==> flow/design.v <==
`timescale 1ns / 1ps
module Rx (
    input  logic        clk_fpga,   
    input  logic        reset,      
    input  logic        RxD,       
    output logic [7:0]  RxData,
    output logic        data_valid      
);
    parameter int clk_freq    = 100_000_000;
    parameter int baud_rate   = 115200;
    parameter int div_sample  = 4;    
    parameter int div_counter = clk_freq / (baud_rate * div_sample);
    parameter int mid_sample  = div_sample / 2;
    parameter int div_bit     = 10;   
    typedef enum logic {IDLE=0, RECEIVING=1} state_t;
    state_t state, nextstate;
    logic [3:0]  bit_counter;         
    logic [1:0]  sample_counter;      
    logic [13:0] baudrate_counter;    
    logic [9:0]  rxshift_reg;         
    logic shift;
    logic clear_bitcounter, inc_bitcounter;
    logic clear_samplecounter, inc_samplecounter;
    assign RxData = rxshift_reg[8:1];    
    always_ff @(posedge clk_fpga or posedge reset) begin
        if (reset) begin
            state            <= IDLE;
            bit_counter      <= '0;
            sample_counter   <= '0;
            baudrate_counter <= '0;
            rxshift_reg      <= '0;
            data_valid       <= 1'b0;
        end else begin
            data_valid <= 1'b0;     
            baudrate_counter <= baudrate_counter + 1;
            if (baudrate_counter >= div_counter - 1) begin
                baudrate_counter <= 0;
                state <= nextstate;
                if (shift)
                    rxshift_reg <= {RxD, rxshift_reg[9:1]};
                if (clear_samplecounter)
                    sample_counter <= 0;
                else if (inc_samplecounter)
                    sample_counter <= sample_counter + 1;
                if (clear_bitcounter)
                    bit_counter <= 0;
                else if (inc_bitcounter)
                    bit_counter <= bit_counter + 1;
                if (state == RECEIVING &&
                    bit_counter == div_bit - 1 &&
                    sample_counter == div_sample - 1) begin
                    data_valid <= 1'b1;
                end
            end
        end
    end
    always_comb begin
        shift               = 1'b0;
        clear_samplecounter = 1'b0;
        inc_samplecounter   = 1'b0;
        clear_bitcounter    = 1'b0;
        inc_bitcounter      = 1'b0;
        nextstate           = state;
        case (state)
            IDLE: begin
                if (!RxD) begin
                    nextstate           = RECEIVING;
                    clear_bitcounter    = 1'b1;
                    clear_samplecounter = 1'b1;
                end
            end
            RECEIVING: begin
                nextstate = RECEIVING;
                if (sample_counter == mid_sample - 1)
                    shift = 1'b1;
                if (sample_counter == div_sample - 1) begin
                    inc_bitcounter     = 1'b1;
                    clear_samplecounter= 1'b1;
                    if (bit_counter == div_bit - 1)
                        nextstate = IDLE;
                end else begin
                    inc_samplecounter = 1'b1;
                end
            end
            default: nextstate = IDLE;
        endcase
    end
endmodule
module Tx #(
    parameter integer CLOCK_FREQ = 100_000_000,
    parameter integer BAUD_RATE  = 115200
) (
    input  logic        clk,
    input  logic        reset,
    input  logic        ready,       
    input  logic [7:0]  tx_data,
    output logic        TxD,
    output logic        tdre         
);
    localparam integer CYCLES_PER_BIT = (CLOCK_FREQ + BAUD_RATE - 1) / BAUD_RATE;  
    localparam integer BAUD_MAX       = (CYCLES_PER_BIT > 0) ? (CYCLES_PER_BIT - 1) : 0;
    localparam integer BAUD_CNT_WIDTH = $clog2(BAUD_MAX + 1);
    typedef enum logic [1:0] {
        S_MARK,    
        S_START,   
        S_DATA,    
        S_STOP     
    } state_t;
    state_t state, next_state;
    logic [7:0] txbuff;
    logic [2:0] bit_count;
    logic [BAUD_CNT_WIDTH-1:0] baud_count;
    logic ready_sync;
    always_ff @(posedge clk or posedge reset) begin
        if (reset)
            ready_sync <= 1'b0;
        else
            ready_sync <= ready;
    end
    always_ff @(posedge clk or posedge reset) begin
        if (reset)
            state <= S_MARK;
        else
            state <= next_state;
    end
    always_comb begin
        next_state = state;
        case (state)
            S_MARK: begin
                if (ready_sync && tdre)
                    next_state = S_START;
            end
            S_START: begin
                if (baud_count == BAUD_MAX)
                    next_state = S_DATA;
            end
            S_DATA: begin
                if ((baud_count == BAUD_MAX) && (bit_count == 3'd7))
                    next_state = S_STOP;
            end
            S_STOP: begin
                if (baud_count == BAUD_MAX)
                    next_state = S_MARK;
            end
            default: next_state = S_MARK;
        endcase
    end
    always_ff @(posedge clk or posedge reset) begin
        if (reset) begin
            TxD        <= 1'b1;
            tdre       <= 1'b1;
            baud_count <= '0;
            bit_count  <= '0;
            txbuff     <= '0;
        end else begin
            case (state)
                S_MARK: begin
                    TxD        <= 1'b1;
                    baud_count <= '0;
                    bit_count  <= '0;
                    if (ready_sync && tdre) begin
                        txbuff <= tx_data;   
                        tdre   <= 1'b0;      
                    end else begin
                        tdre   <= 1'b1;      
                    end
                end
                S_START: begin
                    TxD <= 1'b0;  
                    if (baud_count == BAUD_MAX) begin
                        baud_count <= '0;
                    end else begin
                        baud_count <= baud_count + 1;
                    end
                end
                S_DATA: begin
                    TxD <= txbuff[0];  
                    if (baud_count == BAUD_MAX) begin
                        baud_count <= '0;
                        txbuff    <= {1'b0, txbuff[7:1]};
                        bit_count <= bit_count + 1;
                    end else begin
                        baud_count <= baud_count + 1;
                    end
                end
                S_STOP: begin
                    TxD <= 1'b1;  
                    if (baud_count == BAUD_MAX) begin
                        baud_count <= '0;
                        tdre       <= 1'b1;  
                    end else begin
                        baud_count <= baud_count + 1;
                    end
                end
                default: begin
                    TxD        <= 1'b1;
                    tdre       <= 1'b1;
                    baud_count <= '0;
                    bit_count  <= '0;
                end
            endcase
        end
    end
endmodule
`timescale 1ns / 1ps
module command_parser (
    input  logic clk,
    input  logic reset,
    input  logic [7:0] rx_byte,
    input  logic       rx_valid,
    input  logic       cmd_ack,
    output logic       cmd_ready,
    output logic       seq_sel,    
    output logic [7:0] n_value
);
    typedef enum logic [2:0] {
        S_WAIT_LETTER,
        S_WAIT_COMMA,
        S_WAIT_NUM1,
        S_WAIT_LF,
        S_DONE
    } pstate_t;
    pstate_t state;
    logic [7:0] tens;
    logic       got_two_digits;
    assign cmd_ready = (state == S_DONE);
    always_ff @(posedge clk or posedge reset) begin
        if (reset) begin
            state          <= S_WAIT_LETTER;
            seq_sel        <= 1'b0;
            n_value        <= 8'd0;
            tens           <= 8'd0;
            got_two_digits <= 1'b0;
        end else begin
            if (cmd_ack && state == S_DONE) begin
                state <= S_WAIT_LETTER;
            end else if (rx_valid) begin
                unique case (state)
                    S_WAIT_LETTER: begin
                        if (rx_byte == "P") begin
                            seq_sel <= 1'b0;
                            state   <= S_WAIT_COMMA;
                        end else if (rx_byte == "M") begin
                            seq_sel <= 1'b1;
                            state   <= S_WAIT_COMMA;
                        end else begin
                            state <= S_WAIT_LETTER;  
                        end
                    end
                    S_WAIT_COMMA: begin
                        if (rx_byte == ",")
                            state <= S_WAIT_NUM1;
                        else
                            state <= S_WAIT_LETTER;  
                    end
                    S_WAIT_NUM1: begin
                        if (rx_byte >= "0" && rx_byte <= "9") begin
                            tens           <= rx_byte - "0";
                            got_two_digits <= 1'b0;
                            state          <= S_WAIT_LF;
                        end else begin
                            state <= S_WAIT_LETTER;
                        end
                    end
                    S_WAIT_LF: begin
                        if (rx_byte >= "0" && rx_byte <= "9") begin
                            n_value        <= (tens * 10) + (rx_byte - "0");
                            got_two_digits <= 1'b1;
                        end else if (rx_byte == "\n" || rx_byte == 8'h0D) begin
                            if (!got_two_digits)
                                n_value <= tens;
                            state <= S_DONE;
                        end
                    end
                    S_DONE: begin
                        state <= S_DONE;
                    end
                    default: state <= S_WAIT_LETTER;
                endcase
            end
        end
    end
endmodule
`timescale 1ns / 1ps
module padovan_unit (
    input  logic        clk,
    input  logic        reset,
    input  logic        start,
    input  logic [7:0]  n,
    output logic [31:0] result,
    output logic        done
);
    typedef enum logic [1:0] {IDLE, INIT, LOOP, FINISH} state_t;
    state_t state;
    logic [31:0] p0, p1, p2;
    logic [7:0]  i;
    always_ff @(posedge clk or posedge reset) begin
        if (reset) begin
            state  <= IDLE;
            result <= 32'd0;
            done   <= 1'b0;
        end else begin
            done <= 1'b0;
            case (state)
                IDLE: begin
                    if (start)
                        state <= INIT;
                end
                INIT: begin
                    p0 <= 32'd1;
                    p1 <= 32'd1;
                    p2 <= 32'd1;
                    i  <= 8'd3;
                    if (n == 0 || n == 1 || n == 2) begin
                        result <= 32'd1;
                        state  <= FINISH;
                    end else begin
                        state <= LOOP;
                    end
                end
                LOOP: begin
                    if (i <= n) begin
                        logic [31:0] new_p;
                        new_p = p0 + p1;
                        p0 <= p1;
                        p1 <= p2;
                        p2 <= new_p;
                        i  <= i + 1;
                        if (i == n) begin
                            result <= new_p;
                            state  <= FINISH;
                        end
                    end
                end
                FINISH: begin
                    done  <= 1'b1;
                    state <= IDLE;
                end
            endcase
        end
    end
endmodule
`timescale 1ns / 1ps
module moser_unit (
    input  logic        clk,
    input  logic        reset,
    input  logic        start,
    input  logic [7:0]  n,
    output logic [31:0] result,
    output logic        done
);
    typedef enum logic [1:0] {IDLE, RUN, FINISH} state_t;
    state_t state;
    logic [7:0]  n_work;
    logic [31:0] acc;
    logic [2:0]  pos;
    always_ff @(posedge clk or posedge reset) begin
        if (reset) begin
            state  <= IDLE;
            result <= 32'd0;
            done   <= 1'b0;
        end else begin
            done <= 1'b0;
            case (state)
                IDLE: begin
                    if (start) begin
                        if (n == 0) begin
                            result <= 32'd0;
                            state  <= FINISH;
                        end else begin
                            n_work <= n;
                            acc    <= 32'd0;
                            pos    <= 3'd0;
                            state  <= RUN;
                        end
                    end
                end
                RUN: begin
                    if (n_work != 0) begin
                        acc    <= acc | ({31'd0, n_work[0]} << {pos, 1'b0});
                        pos    <= pos + 3'd1;
                        n_work <= n_work >> 1;
                    end else begin
                        result <= acc;
                        state  <= FINISH;
                    end
                end
                FINISH: begin
                    done  <= 1'b1;
                    state <= IDLE;
                end
            endcase
        end
    end
endmodule
`timescale 1ns / 1ps
module top_cmd_uart #(
    parameter integer CLOCK_FREQ = 100_000_000,
    parameter integer BAUD_RATE  = 115200
)(
    input  logic       clk,
    input  logic       reset,
    input  logic       RxD,
    output logic       TxD,
    output logic [7:0] led
);
    logic [7:0] rx_byte;
    logic       rx_valid;
    Rx #(
        .clk_freq  (CLOCK_FREQ),
        .baud_rate (BAUD_RATE)
    ) u_rx (
        .clk_fpga   (clk),
        .reset      (reset),
        .RxD        (RxD),
        .RxData     (rx_byte),
        .data_valid (rx_valid)
    );
    logic [7:0] tx_data;
    logic       tx_start;
    logic       tx_free;
    Tx #(
        .CLOCK_FREQ (CLOCK_FREQ),
        .BAUD_RATE  (BAUD_RATE)
    ) u_tx (
        .clk    (clk),
        .reset  (reset),
        .ready  (tx_start),
        .tx_data(tx_data),
        .TxD    (TxD),
        .tdre   (tx_free)
    );
    logic       cmd_ready;
    logic       seq_sel;      
    logic [7:0] n_value;
    logic       cmd_ack;
    command_parser u_parser (
        .clk      (clk),
        .reset    (reset),
        .rx_byte  (rx_byte),
        .rx_valid (rx_valid),
        .cmd_ack  (cmd_ack),
        .cmd_ready(cmd_ready),
        .seq_sel  (seq_sel),
        .n_value  (n_value)
    );
    logic        pad_start, pad_done;
    logic [31:0] pad_res;
    padovan_unit u_pad (
        .clk    (clk),
        .reset  (reset),
        .start  (pad_start),
        .n      (n_value),
        .result (pad_res),
        .done   (pad_done)
    );
    logic        mos_start, mos_done;
    logic [31:0] mos_res;
    moser_unit u_mos (
        .clk    (clk),
        .reset  (reset),
        .start  (mos_start),
        .n      (n_value),
        .result (mos_res),
        .done   (mos_done)
    );
    typedef enum logic [2:0] {
        S_WAIT_CMD,
        S_START_CALC,
        S_WAIT_CALC,
        S_SEND_B0,
        S_SEND_B1,
        S_SEND_B2,
        S_SEND_B3
    } main_state_t;
    main_state_t state;
    logic [31:0] result_reg;
    logic        tx_wait;    
    assign cmd_ack = (state == S_START_CALC);
    assign pad_start = (state == S_START_CALC) && (cmd_ready) && (seq_sel == 1'b0);
    assign mos_start = (state == S_START_CALC) && (cmd_ready) && (seq_sel == 1'b1);
    assign led = rx_byte;
    always_ff @(posedge clk or posedge reset) begin
        if (reset) begin
            state    <= S_WAIT_CMD;
            tx_data  <= 8'd0;
            tx_start <= 1'b0;
            result_reg <= 32'd0;
            tx_wait  <= 1'b0;
        end else begin
            tx_start <= 1'b0;  
            if (tx_wait && !tx_free)
                tx_wait <= 1'b0;
            case (state)
                S_WAIT_CMD: begin
                    if (cmd_ready) begin
                        state <= S_START_CALC;
                    end
                end
                S_START_CALC: begin
                    state <= S_WAIT_CALC;
                end
                S_WAIT_CALC: begin
                    if (!seq_sel && pad_done) begin
                        result_reg <= pad_res;
                        state      <= S_SEND_B0;
                    end else if (seq_sel && mos_done) begin
                        result_reg <= mos_res;
                        state      <= S_SEND_B0;
                    end
                end
                S_SEND_B0: begin
                    if (tx_free && !tx_wait) begin
                        tx_data  <= result_reg[31:24];
                        tx_start <= 1'b1;
                        tx_wait  <= 1'b1;
                        state    <= S_SEND_B1;
                    end
                end
                S_SEND_B1: begin
                    if (tx_free && !tx_wait) begin
                        tx_data  <= result_reg[23:16];
                        tx_start <= 1'b1;
                        tx_wait  <= 1'b1;
                        state    <= S_SEND_B2;
                    end
                end
                S_SEND_B2: begin
                    if (tx_free && !tx_wait) begin
                        tx_data  <= result_reg[15:8];
                        tx_start <= 1'b1;
                        tx_wait  <= 1'b1;
                        state    <= S_SEND_B3;
                    end
                end
                S_SEND_B3: begin
                    if (tx_free && !tx_wait) begin
                        tx_data  <= result_reg[7:0];
                        tx_start <= 1'b1;
                        tx_wait  <= 1'b1;
                        state    <= S_WAIT_CMD;  
                    end
                end
                default: state <= S_WAIT_CMD;
            endcase
        end
    end
endmodule
# Step by step through the tools: top_cmd_uart
# Module top_cmd_uart before and after one edit of its RTL, step after step.
# "before" refers to lines of the RTL above, "after" to lines of the edited file.
# "change": "after" minus "before" as printed here. "rel_change_pct": 100 x difference / "before".
# Operators: Yosys type, input widths -> output width; for muxes data width and select width s.
# Cell names lack the library's common part.
# The mark - stands for no value.
[inputs] top="top_cmd_uart" clock="clk" cell_library="sky130hd" pvt_corner="tt_025C_1v80"

# Edit of the RTL
# Unified diff, file above to edited file.
# A script made this edit. It changes what the design does and was not meant as an optimisation.
# begin of diff
@@ -22,5 +22,7 @@
     logic clear_bitcounter, inc_bitcounter;
     logic clear_samplecounter, inc_samplecounter;
-    assign RxData = rxshift_reg[8:1];    
+    logic [7:0] RxData_p1;
+    always_ff @(posedge clk_fpga) RxData_p1 <= rxshift_reg[8:1];    
+    assign RxData = RxData_p1;
     always_ff @(posedge clk_fpga or posedge reset) begin
         if (reset) begin
# end of diff

# Word level
# Source: Yosys, flattened and elaborated, memories not mapped. Widths are those after wreduce. Registers that Yosys merges into a memory's read port (data or address) are not register bits. Print and check cells do not count.
[word_totals] item="rom_bits" before=0 after=0 change=0
[word_totals] item="clocked_rd_ports_x_width" before=0 after=0 change=0
[word_totals] item="word_cells" before=288 after=289 change=1 rel_change_pct=0.35
[word_totals] item="mem_bits_rw" before=0 after=0 change=0
[word_totals] item="latchBits" before=0 after=0 change=0
[word_totals] item="n_memories" before=0 after=0 change=0
[word_totals] item="inputBits" before=3 after=3 change=0 rel_change_pct=0.00
[word_totals] item="output_inout_bits" before=9 after=9 change=0 rel_change_pct=0.00
[word_totals] item="reg_bits" before=341 after=349 change=8 rel_change_pct=2.35
[classes] item="shifts" before=1 after=1 change=0 rel_change_pct=0.00
[classes] item="n_cmp" before=4 after=4 change=0 rel_change_pct=0.00
[classes] item="n_addsub" before=11 after=11 change=0 rel_change_pct=0.00
[classes] item="muxes" before=111 after=111 change=0 rel_change_pct=0.00
[classes] item="div_mod_pow" before=0 after=0 change=0
[classes] item="reduce_logical" before=63 after=63 change=0 rel_change_pct=0.00
[classes] item="mul" before=1 after=1 change=0 rel_change_pct=0.00
[classes] item="n_logic" before=5 after=5 change=0 rel_change_pct=0.00
[classes] item="n_eq" before=56 after=56 change=0 rel_change_pct=0.00
[ops] op="$mux 1" before=23 after=23 change=0 rel_change_pct=0.00
[ops] op="$mux 3" before=16 after=16 change=0 rel_change_pct=0.00
[ops] op="$mux 2" before=14 after=14 change=0 rel_change_pct=0.00
[ops] op="$mux 32" before=14 after=14 change=0 rel_change_pct=0.00
[ops] op="$mux 8" before=13 after=13 change=0 rel_change_pct=0.00
[ops] op="$ne 2x1->1 const B" before=13 after=13 change=0 rel_change_pct=0.00
[ops] op="$logic_and 1x1->1" before=12 after=12 change=0 rel_change_pct=0.00
[ops] op="$reduce_bool 2->1" before=11 after=11 change=0 rel_change_pct=0.00
[ops] op="$ne 2x2->1 const B" before=9 after=9 change=0 rel_change_pct=0.00
[ops] op="$pmux 1 s2" before=8 after=8 change=0 rel_change_pct=0.00
[ops] op="$eq 2x2->1 const B" before=6 after=6 change=0 rel_change_pct=0.00
[ops] op="$pmux 32 s2" before=6 after=6 change=0 rel_change_pct=0.00
[ops] op="$reduce_and 2->1" before=6 after=6 change=0 rel_change_pct=0.00
[ops] op="$reduce_and 4->1" before=6 after=6 change=0 rel_change_pct=0.00
[ops] op="$eq 3x3->1 const B" before=5 after=5 change=0 rel_change_pct=0.00
[ops] op="$eq 2x1->1 const B" before=4 after=4 change=0 rel_change_pct=0.00
[ops] op="$eq 3x2->1 const B" before=4 after=4 change=0 rel_change_pct=0.00
[ops] op="$not 1->1" before=4 after=4 change=0 rel_change_pct=0.00
[ops] op="$reduce_and 3->1" before=4 after=4 change=0 rel_change_pct=0.00
[ops] op="$reduce_and 5->1" before=4 after=4 change=0 rel_change_pct=0.00
[ops] op="$logic_not 1->1" before=3 after=3 change=0 rel_change_pct=0.00
[ops] op="$logic_not 2->1" before=3 after=3 change=0 rel_change_pct=0.00
[ops] op="$logic_or 1x1->1" before=3 after=3 change=0 rel_change_pct=0.00
[ops] op="$pmux 8 s2" before=3 after=3 change=0 rel_change_pct=0.00
[ops] op="$add 3x1->3 const B" before=2 after=2 change=0 rel_change_pct=0.00
[ops] op="$eq 3x1->1 const B" before=2 after=2 change=0 rel_change_pct=0.00
[ops] op="$eq 8x4->1 const B" before=2 after=2 change=0 rel_change_pct=0.00
[ops] op="$eq 8x7->1 const B" before=2 after=2 change=0 rel_change_pct=0.00
# The list need not be complete.

# Depth
# Longest topological path by Yosys (ltp), each cell counted once; first at word level (registers and memories cut), then after technology mapping (sequential cells cut; the memories' decode and read muxes count).
[depth] item="depth_word" before=7 after=7 change=0 rel_change_pct=0.00
[depth] item="ABC_AREA" before="0" after="0"
[depth] item="depth_mapped" before=12 after=13 change=1 rel_change_pct=8.33
[depth] item="mapped_depth_nobuf" before=12 after=13 change=1 rel_change_pct=8.33

# Mapped cells and area
# The flow's flattened synthesis, as Yosys stat reports it; memories are mapped. The netlist is that of the ABC_AREA named above (0 if unset); the other value can give another one.
[synth_totals] item="area_um2" before=14692.8 after=14629.0 change=-63.8 rel_change_pct=-0.43
[synth_totals] item="flip_flops" before=303 after=311 change=8 rel_change_pct=2.64
[synth_totals] item="buffers" before=66 after=43 change=-23 rel_change_pct=-34.85
[synth_totals] item="cell_count" before=1348 after=1298 change=-50 rel_change_pct=-3.71
[by_type] cell="o21ai_0" before=84 after=63 change=-21 rel_change_pct=-25.00
[by_type] cell="clkbuf_1" before=52 after=35 change=-17 rel_change_pct=-32.69
[by_type] cell="and2_1" before=89 after=73 change=-16 rel_change_pct=-17.98
[by_type] cell="nand2_1" before=118 after=130 change=12 rel_change_pct=10.17
[by_type] cell="mux2i_1" before=9 after=19 change=10 rel_change_pct=111.11
[by_type] cell="mux2_2" before=22 after=30 change=8 rel_change_pct=36.36
[by_type] cell="buf_4" before=8 after=0 change=-8 rel_change_pct=-100.00
[by_type] cell="dfxtp_1" before=0 after=8 change=8
[by_type] cell="nor2_1" before=125 after=118 change=-7 rel_change_pct=-5.60
[by_type] cell="xnor2_1" before=40 after=33 change=-7 rel_change_pct=-17.50
[by_type] cell="a21o_1" before=13 after=20 change=7 rel_change_pct=53.85
[by_type] cell="a21oi_1" before=62 after=56 change=-6 rel_change_pct=-9.68
[by_type] cell="a22o_1" before=44 after=38 change=-6 rel_change_pct=-13.64
[by_type] cell="nor3_1" before=14 after=8 change=-6 rel_change_pct=-42.86
[by_type] cell="a31o_2" before=7 after=1 change=-6 rel_change_pct=-85.71
[by_type] cell="o21ai_1" before=0 after=6 change=6
[by_type] cell="a211oi_1" before=10 after=5 change=-5 rel_change_pct=-50.00
[by_type] cell="a31oi_1" before=22 after=18 change=-4 rel_change_pct=-18.18
# The list need not be complete.
# By module: a second synthesis without flattening, with its own total; a netlist apart from the flattened one above.
[unflattened] item="hier_cells" before=1357 after=1357 change=0 rel_change_pct=0.00
[unflattened] item="area_unflattened_um2" before=15778.9 after=15879.0 change=100.1 rel_change_pct=0.63
# Rows give one instance, submodules left out.
[by_module_before] mod="padovan_unit" n_inst=1 n_cells=635 area_um2=7265.7
[by_module_before] mod="top_cmd_uart" n_inst=1 n_cells=197 area_um2=2542.4
[by_module_before] mod="command_parser" n_inst=1 n_cells=164 area_um2=1631.6
[by_module_before] mod="moser_unit" n_inst=1 n_cells=126 area_um2=1525.2
[by_module_before] mod="Rx" n_inst=1 n_cells=119 area_um2=1451.4
[by_module_before] mod="Tx" n_inst=1 n_cells=116 area_um2=1362.6
[by_module_after] mod="padovan_unit" n_inst=1 n_cells=635 area_um2=7265.7
[by_module_after] mod="top_cmd_uart" n_inst=1 n_cells=197 area_um2=2542.4
[by_module_after] mod="command_parser" n_inst=1 n_cells=164 area_um2=1631.6
[by_module_after] mod="Rx" n_inst=1 n_cells=119 area_um2=1551.5
[by_module_after] mod="moser_unit" n_inst=1 n_cells=126 area_um2=1525.2
[by_module_after] mod="Tx" n_inst=1 n_cells=116 area_um2=1362.6

# Worst setup path after synthesis
# Path of least setup slack by OpenSTA after synthesis, without wires, with an ideal clock, recovery checks aside; 20% of the period is set as input and as output delay. Where synthesis merged equal registers, the netlist keeps one of their names.
[synth_timing] item="path_kind" before="input to register" after="input to register"
[synth_timing] item="start" before="in reset" after="in reset"
[synth_timing] item="end" before="reg u_pad.i[0]" after="reg u_pad.i[0]"
[synth_timing] item="setup_ns" before=0.753 after=0.696 change=-0.057
[synth_timing] item="path_buffers" before=0 after=0 change=0
[synth_timing] item="arrival_time_ns" before=9.858 after=9.195 change=-0.663 rel_change_pct=-6.73
[synth_timing] item="delay_ns" before=8.611 after=7.891 change=-0.720 rel_change_pct=-8.36
[synth_timing] item="t_first_pin_ns" before=2.000 after=2.000 change=0.000 rel_change_pct=0.00
[synth_timing] item="setup_slack_ns" before=-0.611 after=0.109 change=0.720
[synth_timing] item="period_ns" before=10.0 after=10.0 change=0.0 rel_change_pct=0.00
[synth_timing] item="input_delay_ns" before=2.000 after=2.000 change=0.000 rel_change_pct=0.00
[synth_timing] item="driving_pins" before=1 after=1 change=0 rel_change_pct=0.00
[synth_timing] item="period_less_setup_slack_ns" before=10.611 after=9.891 change=-0.720 rel_change_pct=-6.79
# "delay_ns" is the arrival time less input delay plus setup time.
# "driving_pins": output pins that drive a net of the path, with the launching flip-flop's if there is one; two outputs of one cell count as two.
# "period_less_setup_slack_ns" = period - worst setup slack (recovery checks aside). The figure is calculated, with input and output delays left at 20% of the set period.
# The rows between start and end are the longest chain of elaborated cells between them; the timing report does not say that the signal goes this way. Where chains are equally long, one stands for them.
# Each line given opens the expression or statement behind the cell; cells for indexed reads and writes are added by Yosys, which also makes memories of some case tables.
[synth_via_before] path_cell_list="a311oi_1" elab_chain_len=2 cone_cells=2 cone_lines=0
[synth_rtl_before] item="start, declared" line_no=402 source="input  logic       reset,"
[synth_rtl_before] item="$not 1->1"
[synth_rtl_before] item="$reduce_and 3->1"
[synth_rtl_before] item="end, assigned" line_no=313 source="i  <= 8'd3;"
[synth_rtl_before] item="end, assigned" line_no=328 source="i  <= i + 1;"
[synth_rtl_before] item="end, declared" line_no=296 source="logic [7:0]  i;"
[synth_via_after] path_cell_list="nor3_1" elab_chain_len=2 cone_cells=2 cone_lines=0
[synth_rtl_after] item="start, declared" line_no=404 source="input  logic       reset,"
[synth_rtl_after] item="$not 1->1"
[synth_rtl_after] item="$reduce_and 3->1"
[synth_rtl_after] item="end, assigned" line_no=315 source="i  <= 8'd3;"
[synth_rtl_after] item="end, assigned" line_no=330 source="i  <= i + 1;"
[synth_rtl_after] item="end, declared" line_no=298 source="logic [7:0]  i;"

# Worst path after layout
# From the final timing report of the runs of pair 1: the path of least setup slack in the routed layout; clock arrival at registers is part of the times.
[layout_timing] item="path_kind" before="register to register" after="register to register"
[layout_timing] item="start" before="reg u_pad.p1[8]" after="reg u_pad.p1[0]"
[layout_timing] item="end" before="reg u_pad.p2[27]" after="reg u_pad.p2[28]"
[layout_timing] item="setup_slack_ns" before=1.06 after=0.96 change=-0.10
[layout_timing] item="t_first_pin_ns" before=0.52 after=0.50 change=-0.02 rel_change_pct=-3.85
[layout_timing] item="arrival_time_ns" before=3.24 after=3.35 change=0.11 rel_change_pct=3.40
[layout_timing] item="setup_ns" before=0.28 after=0.24 change=-0.04
[layout_timing] item="path_buffers" before=0 after=0 change=0
[layout_timing] item="period_ns" before=4.05 after=4.05 change=0.00 rel_change_pct=0.00
[layout_timing] item="driving_pins" before=9 after=13 change=4 rel_change_pct=44.44
# The rows between start and end are the longest chain of elaborated cells between them; the timing report does not say that the signal goes this way. Where chains are equally long, one stands for them.
[layout_via_before] path_cell_list="edfxtp_1 > ha_1 > nand3_1 > nor3_1 > o21ai_0 > a2111oi_0 > o21ai_0 > xor2_1 > nor2_1" elab_chain_len=3 cone_cells=3 cone_lines=3
[layout_rtl_before] item="start, declared" line_no=295 source="logic [31:0] p0, p1, p2;"
[layout_rtl_before] item="start, assigned" line_no=311 source="p1 <= 32'd1;"
[layout_rtl_before] item="start, assigned" line_no=326 source="p1 <= p2;"
[layout_rtl_before] item="$add 32x32->32" line_no=324 source="new_p = p0 + p1;"
[layout_rtl_before] item="$mux 32" line_no=322 source="if (i <= n) begin"
[layout_rtl_before] item="$pmux 32 s2" line_no=304 source="case (state)"
[layout_rtl_before] item="end, assigned" line_no=312 source="p2 <= 32'd1;"
[layout_rtl_before] item="end, assigned" line_no=327 source="p2 <= new_p;"
[layout_rtl_before] item="end, declared" line_no=295
[layout_via_after] path_cell_list="edfxtp_1 > ha_1 > inv_1 > fa_1 > nand2b_1 > a211o_1 > a41o_1 > a21oi_1 > o22ai_2 > o221ai_4 > a221oi_2 > xnor2_1 > and2_1" elab_chain_len=3 cone_cells=3 cone_lines=3
[layout_rtl_after] item="start, declared" line_no=297 source="logic [31:0] p0, p1, p2;"
[layout_rtl_after] item="start, assigned" line_no=313 source="p1 <= 32'd1;"
[layout_rtl_after] item="start, assigned" line_no=328 source="p1 <= p2;"
[layout_rtl_after] item="$add 32x32->32" line_no=326 source="new_p = p0 + p1;"
[layout_rtl_after] item="$mux 32" line_no=324 source="if (i <= n) begin"
[layout_rtl_after] item="$pmux 32 s2" line_no=306 source="case (state)"
[layout_rtl_after] item="end, assigned" line_no=314 source="p2 <= 32'd1;"
[layout_rtl_after] item="end, assigned" line_no=329 source="p2 <= new_p;"
[layout_rtl_after] item="end, declared" line_no=297

# Measured runs
# Runs of the flow (Yosys, OpenROAD) on both versions; the two runs of a pair have the same settings. The constraints put input and output delay at 20% of the set period each and load the outputs with 0.01 pF.
[settings_pair_1] CORE_UTILIZATION=40 period_ns=4.05 CAP_MARGIN=20 CORE_MARGIN=2 SLEW_MARGIN=20
[measured_pair_1] item="final_setup_ws_ns" before=1.055 after=0.960 change=-0.095
[measured_pair_1] item="post_route_stdcell_area_um2" before=16473.3 after=16510.8 change=37.5 rel_change_pct=0.23
[measured_pair_1] item="total_die_area_um2" before=38280.9 after=38118.7 change=-162.2 rel_change_pct=-0.42
[measured_pair_1] item="final_power_mw" before=7.104 after=7.257 change=0.153 rel_change_pct=2.15
[measured_pair_1] item="yosys_chip_area_um2" before=14692.8 after=14629.0 change=-63.8 rel_change_pct=-0.43
[settings_pair_2] ABC_AREA=1 CAP_MARGIN=15 CORE_UTILIZATION=36 CTS_CLUSTER_SIZE=83 GPL_TIMING_DRIVEN=0 PLACE_DENSITY=0.83 SETUP_SLACK_MARGIN=0.48 SLEW_MARGIN=20 period_ns=5.87 CORE_MARGIN=2
[measured_pair_2] item="final_setup_ws_ns" before=2.886 after=3.012 change=0.126
[measured_pair_2] item="post_route_stdcell_area_um2" before=17753.3 after=17904.7 change=151.4 rel_change_pct=0.85
[measured_pair_2] item="total_die_area_um2" before=45035.2 after=45347.7 change=312.5 rel_change_pct=0.69
[measured_pair_2] item="final_power_mw" before=4.831 after=5.020 change=0.189 rel_change_pct=3.91
[measured_pair_2] item="yosys_chip_area_um2" before=15607.5 after=15717.6 change=110.1 rel_change_pct=0.71
# "final_power_mw" is the tool's figure for a default switching activity; nothing was simulated.
